==> flow/design.v <==
module counter_1000(clk,rst,clkout,statechange);
input clk,rst;
output clkout;
output [1:0] statechange;
reg clkout;
reg [9:0] flag1;
reg [1:0] statechange;
always @(posedge clk) 
begin   
    if(rst)
        begin
            flag1<=0;
            clkout<=1'b1;
        end
	else if(flag1<500) 
		begin
			flag1<=flag1+1;
			clkout<=1'b1;
		end 
	else if(flag1<1000)
		begin
			flag1<=flag1+1;
			clkout<=1'b0;
        end
    else if(flag1==1000)
        begin
            flag1<=0;
            clkout<=1'b1;
		end
end
always @(posedge clk)
begin 
    if(rst)
        statechange <= 0;
    else if(flag1==1000)
    begin
        if(statechange<3)
            statechange <= statechange + 1;
        else
            statechange <= 0;
    end
end
endmodule
module TrigSignal(clk_1m,rst,trig);
input clk_1m,rst;
output trig;
reg trig;
reg [16:0]flag1;
always @(posedge clk_1m) 
begin   
    if(rst)
        begin
            flag1<=0;
            trig<=1'b0;
        end
	else if(flag1<15) 
		begin
			flag1<=flag1+1;
			trig<=1'b1;
		end 
	else if(flag1<100000)
		begin
			flag1<=flag1+1;
			trig<=1'b0;
        end
    else if(flag1==100000)
        begin
            flag1<=0;
            trig<=1'b0;
		end
end
endmodule 
module PosCounter(clk_1m,rst,echo,dis_count);
input clk_1m,rst,echo;
output [19:0] dis_count;
reg [19:0] dis_count;
reg [19:0] count;
reg [19:0] countfinal;
always@(posedge clk_1m)
begin 
    if(rst)
    begin
        dis_count <= 0;
        count <= 0;
        countfinal <= 0;
    end
    else if(echo == 1'b1)
    begin
        count <= count+1;
        countfinal <= count;
    end
    else 
    begin
        dis_count <= countfinal *120 >> 6;
        count <= 0;
    end
end 
endmodule  
module Showdigit(in,LED_activating_counter,out1,out2);
input [19:0] in;
input [1:0] LED_activating_counter;
output reg [6:0] out1;
output reg [3:0] out2;
reg [3:0] outnumber;
always @(*)
begin
    case(LED_activating_counter)
    2'b00: 
    begin
        out2 = 4'b0111; 
        outnumber = (in / 10000)%10; 
    end
    2'b01: 
    begin
        out2 = 4'b1011; 
        outnumber = (in / 1000)%10; 
    end
    2'b10: 
    begin
        out2 = 4'b1101; 
        outnumber = ((in / 100)%10); 
    end
    2'b11: 
    begin
        out2 = 4'b1110; 
        outnumber = ((in / 10)%10); 
    end
    default: begin out2 = 4'b1111; outnumber = 4'b0000; end
    endcase
end
always@(*)
begin
    case(outnumber)
    4'b0000: out1 = 7'b0000001;  
    4'b0001: out1 = 7'b1001111;  
    4'b0010: out1 = 7'b0010010;  
    4'b0011: out1 = 7'b0000110;  
    4'b0100: out1 = 7'b1001100;  
    4'b0101: out1 = 7'b0100100;  
    4'b0110: out1 = 7'b0100000;  
    4'b0111: out1 = 7'b0001111;  
    4'b1000: out1 = 7'b0000000;  
    4'b1001: out1 = 7'b0000100;  
    default: out1 = 7'b0000001;  
    endcase
end
endmodule  
module Top(clk, rst, Trig, Echo, distance, sel);
input clk, rst, Echo;
output Trig;
output [6:0] distance;
output [3:0] sel;
wire [19:0] dis;
wire [1:0] state;
wire clk_1k;
counter_1000 u3(.clk(clk), .rst(rst), .clkout(clk_1k), .statechange(state));
TrigSignal u1(.clk_1m(clk), .rst(rst), .trig(Trig));
PosCounter u2(.clk_1m(clk), .rst(rst), .echo(Echo), .dis_count(dis));
Showdigit u4(.in(dis),.LED_activating_counter(state),.out1(distance[6:0]),.out2(sel[3:0]));
endmodule  
======== Reports on Top ========
Tool output for the design above, in the order of the flow.
Lines are those of the file above, counted from 1.
Operators: Yosys type, input widths -> output width; for muxes data width and select width s.
Library cell names are shortened.
A cell with -- has no value.
set-up
  top ..................................... Top
  clock input ............................. clk
  cell library ............................ sky130hd
  corner .................................. tt_025C_1v80

======== Elaborated design ========
Source: Yosys, flattened and elaborated, memories not mapped. Widths are those after wreduce. Registers that Yosys merges into a memory's read port (data or address) are not register bits. Print and check cells do not count. Equal cells are merged and count once.
Memory sizes are those after Yosys's memory passes, which may raise the word count (mostly to a power of two), join words into wider ones and drop unused or constant bits.
storage and ports
  bits in registers ....................... 90
  memory bits (read-only) ................. 112
  memory cells ............................ 1
  bits of input ports ..................... 3
  output and inout bits ................... 12
  cells after elaboration ................. 48
operators by class
  $add $sub $neg .......................... 4
  multiply operators ...................... 1
  divide/modulo/power cells ............... 8
  order comparisons ....................... 5
  eq/ne operators ......................... 5
  multiplexer cells ....................... 12
  bitwise logic cells ..................... 1
  reductions and logical operators ........ 4
memories
  name             words  width  read ports  write ports  line  source
  (no name shown)  16     7      1           0            133   case(outnumber)
operators by type and width
  operator                count
  $mod 32x4->32 const B   4
  $div 20x14->32 const B  1
  $div 20x10->32 const B  1
  $div 20x7->32 const B   1
  $div 20x4->32 const B   1
  $mul 20x4->23 const B   1
  $mux 17                 3
  $pmux 4 s4              2
  $mux 10                 3
  $add 20x1->20 const B   1
  $add 17x1->17 const B   1
  $lt 17x17->1 const B    1
  $eq 17x17->1 const B    1
  $lt 17x4->1 const B     1
  $add 10x1->10 const B   1
  $lt 10x10->1 const B    1
  $eq 10x10->1 const B    1
  $lt 10x9->1 const B     1
  $reduce_bool 3->1       2
  $eq 2x2->1 const B      2
  $mux 1                  3
  $add 2x1->2 const B     1
  $eq 2x1->1 const B      1
  $lt 2x2->1 const B      1
  $logic_not 2->1         1
  $reduce_or 2->1         1
  $mux 2                  1
  $not 1->1               1

======== Depth ========
Longest topological path by Yosys (ltp), each cell counted once; first at word level (registers and memories cut), then after technology mapping (sequential cells cut; the memories' decode and read muxes count).
depth
  depth after elaboration ................. 4
  ABC_AREA ................................ 1
  gate-level depth with buffers ........... 492
  mapped depth without buffers ............ 464

======== Synthesis result ========
Yosys stat after the flow's synthesis: flattened, memories mapped to cells. It holds for the ABC_AREA given above (unset counts as 0); a run with the other value may have another netlist.
Totals and module areas in this step are rounded.
cell types
  cell type  count  total area (µm²)
  nand2_1    1135   4.26E+03
  ha_1       295    3691.04
  inv_1      759    2.85E+03
  nand3_1    392    1.96E+03
  dfxtp_1    90     1.8E+03
  nor2_1     454    1.7E+03
  xor2_1     184    1.61E+03
  o21ai_0    293    1.47E+03
  nand2_2    214    1.34E+03
  a21oi_1    243    1.22E+03
  nand2_4    98     1.1E+03
  nand3_2    91     910.874
  nand3_4    44     770.739
  fa_1       37     740.71
  xnor2_1    75     656.88
  nor2_4     56     630.605
  nand4_1    98     613.088
  nor2_2     60     375.36
Other cell types: 75; their cells: 543.
mapped netlist
  cells in the netlist .................... 5161
  cell area after synthesis ............... 32000 µm²
  sequential part of the area ............. 1800 µm²
  flip-flop cells ......................... 90
  buffers ................................. 86

======== Path before layout ========
Source: OpenSTA report_checks on the synthesized netlist (no wires, ideal clock, input and output delay 20% of the period each), path of least setup slack; recovery checks are left aside. Register names are those of the netlist, which keeps one name where synthesis merged equal registers.
path post-synthesis
  path type ............................... reg-to-output
  from .................................... register u3.statechange[0]
  to ...................................... output port distance[3]
  period .................................. 1000.0 ns
  external output delay ................... 200.000 ns
  launch time at the first pin ............ 0.000 ns
  arrival time ............................ 62.145 ns
  required time ........................... 800.000 ns
  path slack .............................. 737.855 ns
  path delay .............................. 62.145 ns
  driving pins on the path ................ 473
  buffers on the path ..................... 28
  synthesis period reached ................ 262.145 ns
"path delay" = arrival - input delay + setup time.
At an output port there is no setup time.
"driving pins on the path": output pins that drive a net of the path, with the launching flip-flop's if there is one; two outputs of one cell count as two.
"synthesis period reached" is the clock period less the worst setup slack; recovery checks do not enter. This is arithmetic on one report: input and output delays are still those of the set period (20% each).
A register here has more assigning lines than the two given.
on the way, post-synthesis
  cell sequence ........................... dfxtp_1 inv_1 ha_1 inv_1 nand2_1 ha_1 inv_1 o21bai_1 nand2_1 o21ai_2 nand2_1 clkinv_1 ha_1 o21ai_1 nand2_2 nand2_1 a21oi_1 a21oi_2 [... 437 more ...] ha_1 a21oi_1 nand2_1 a21oi_1 o21bai_1 a21oi_1 nor2_1 o211ai_1 o21ai_0 nand3b_1 nand2_1 nand2_1 nor2_1 nand3_1 nand2_2 ha_1 nor2_1 nor2_1
  elaborated cells on any way between the ends .. 6
  source lines of those cells ............. 2
  those cells by class .................... eq/ne: 3; mux: 1; reduce/logical: 1; memory: 1
ends and longest elaborated chain, post-synthesis
  what           line  source
  from (decl)    4     output [1:0] statechange;
  from (assign)  34    statechange <= 0;
  from (assign)  38    statechange <= statechange + 1;
  to (decl)      151   output [6:0] distance;
Chain of elaborated cells between the ends: none given.
Nets of the timed path that keep an RTL name, with a line that drives or declares them; the list need not be complete.
nets with RTL names, path post-synthesis
  signal       line  source
  distance[5]  133   case(outnumber)

======== Timing after layout ========
From the final timing report of flow run 1: the path of least setup slack in the routed layout; clock arrival at registers is part of the times.
path post-layout
  path type ............................... reg-to-output
  from .................................... register u3.statechange[0]
  to ...................................... output port distance[3]
  period .................................. 255.0 ns
  external output delay ................... 51.00 ns
  launch time at the first pin ............ 0.35 ns
  arrival time ............................ 69.37 ns
  required time ........................... 204.00 ns
  path slack .............................. 134.63 ns
  driving pins on the path ................ 448
  buffers on the path ..................... 2
A register here has more assigning lines than the two given.
on the way, post-layout
  cell sequence ........................... dfxtp_1 inv_1 ha_2 buf_4 inv_2 ha_1 nor2_1 nor2_1 o21bai_2 inv_1 nor2_1 ha_1 nand2_1 inv_1 nand3_1 o21ai_2 nand2_1 clkinv_1 [... 412 more ...] nand2_1 a21oi_1 o21bai_1 a21oi_1 nor2_1 o211ai_1 o21ai_0 nand3b_1 nand2_1 nand2_1 nor2_1 nand3_1 nand2_2 inv_1 ha_1 o21ai_1 nor2_1 clkdlybuf4s50_1
  elaborated cells on any way between the ends .. 6
  source lines of those cells ............. 2
  those cells by class .................... eq/ne: 3; mux: 1; reduce/logical: 1; memory: 1
ends and longest elaborated chain, post-layout
  what           line  source
  from (decl)    4     output [1:0] statechange;
  from (assign)  34    statechange <= 0;
  from (assign)  38    statechange <= statechange + 1;
  to (decl)      151   output [6:0] distance;
Chain of elaborated cells between the ends: none given.

Memo
Re: implementation data of Top

Record of 6 stored runs of the RTL-to-layout flow on Top, platform sky130hd. The runs are unordered. Constraints: input delay and output delay 20% of the set period each, output load 0.01 pF.
"achieved clock period" = clock period - worst setup slack. The figure is calculated, with input and output delays left at 20% of the set period.
"worst path time" is the time allowed to the run's worst setup path (the clock period less input and output delay, where it has them) less its slack. Clock arrival times count: a late capture clock shortens it, a late launch clock lengthens it.
Results are given in rounded form.

---- flow run 1 ----
settings
  ABC_AREA = 1
  CAP_MARGIN = 10
  CORE_ASPECT_RATIO = 0.55
  CORE_MARGIN = 10
  CORE_UTILIZATION = 59
  GPL_ROUTABILITY_DRIVEN = 0
  GPL_TIMING_DRIVEN = 1
  MAX_ROUTING_LAYER = met5
  PLACE_DENSITY = 0.48
  SETUP_SLACK_MARGIN = -2.0
  period_ns = 255.0
  SLEW_MARGIN = 20
results
  worst setup slack after layout .......... 130 ns
  achieved clock period ................... 120.366 ns
  final design utilization ................ 61 %
  worst path time ......................... 69.37 ns
  type of the worst setup path ............ reg-to-output
  area of the die ......................... 64000 µm²
  post-synthesis cell area ................ 32000 µm²
  standard-cell area after routing ........ 33000 µm²
  worst hold slack after layout ........... 0.44 ns
  total negative slack .................... 0.000 ns

---- flow run 2 ----
settings
  CORE_UTILIZATION = 40
  PLACE_DENSITY = 0.6
  period_ns = 392.0
  CAP_MARGIN = 20
  CORE_MARGIN = 2
  SLEW_MARGIN = 20
results
  worst setup slack after layout .......... 220 ns
  standard-cell area after routing ........ 29000 µm²
  worst hold slack after layout ........... 0.47 ns
  final design utilization ................ 42 %
  total negative slack .................... 0.000 ns
  area of the die ......................... 72000 µm²
  post-synthesis cell area ................ 28000 µm²
  achieved clock period ................... 168.554 ns
  worst path time ......................... 90.15 ns
  type of the worst setup path ............ reg-to-output

---- flow run 3 ----
settings
  ABC_AREA = 0
  CELL_PAD_IN_SITES_DETAIL_PLACEMENT = 1
  CORE_ASPECT_RATIO = 0.51
  HOLD_SLACK_MARGIN = 0.28
  MIN_ROUTING_LAYER = met2
  SLEW_MARGIN = 25
  period_ns = 400.0
  CAP_MARGIN = 20
  CORE_MARGIN = 2
  CORE_UTILIZATION = 40
results
  stopped before the end: routing reported GRT-0116

---- flow run 4 ----
settings
  CAP_MARGIN = 10
  CELL_PAD_IN_SITES_DETAIL_PLACEMENT = 0
  CELL_PAD_IN_SITES_GLOBAL_PLACEMENT = 3
  CORE_ASPECT_RATIO = 0.87
  CORE_UTILIZATION = 27
  GPL_TIMING_DRIVEN = 0
  HOLD_SLACK_MARGIN = 0.19
  MAX_ROUTING_LAYER = met4
  PLACE_DENSITY = 0.6
  SLEW_MARGIN = 15
  TNS_END_PERCENT = 10
  period_ns = 1000.0
  CORE_MARGIN = 2
results
  achieved clock period ................... 299.881 ns
  worst path time ......................... 99.88 ns
  type of the worst setup path ............ reg-to-output
  standard-cell area after routing ........ 30000 µm²
  worst setup slack after layout .......... 700 ns
  area of the die ......................... 110000 µm²
  total negative slack .................... 0.000 ns
  worst hold slack after layout ........... 0.46 ns
  post-synthesis cell area ................ 28000 µm²
  final design utilization ................ 30 %

---- flow run 5 ----
settings
  ABC_AREA = 1
  CAP_MARGIN = 20
  CORE_MARGIN = 4
  CORE_UTILIZATION = 56
  MAX_ROUTING_LAYER = met5
  period_ns = 349.0
  SLEW_MARGIN = 20
results
  total negative slack .................... 0.000 ns
  achieved clock period ................... 138.224 ns
  worst path time ......................... 68.42 ns
  type of the worst setup path ............ reg-to-output
  area of the die ......................... 61000 µm²
  worst hold slack after layout ........... 0.46 ns
  worst setup slack after layout .......... 210 ns
  standard-cell area after routing ........ 33000 µm²
  final design utilization ................ 58 %
  post-synthesis cell area ................ 32000 µm²

---- flow run 6 ----
settings
  CAP_MARGIN = 10
  CELL_PAD_IN_SITES_DETAIL_PLACEMENT = 0
  CELL_PAD_IN_SITES_GLOBAL_PLACEMENT = 3
  CORE_ASPECT_RATIO = 0.87
  CORE_UTILIZATION = 61
  GPL_TIMING_DRIVEN = 0
  HOLD_SLACK_MARGIN = 0.19
  MAX_ROUTING_LAYER = met4
  PLACE_DENSITY = 0.6
  SLEW_MARGIN = 15
  period_ns = 1000.0
  CORE_MARGIN = 2
results
  stopped before the end: placement reported GPL-0301
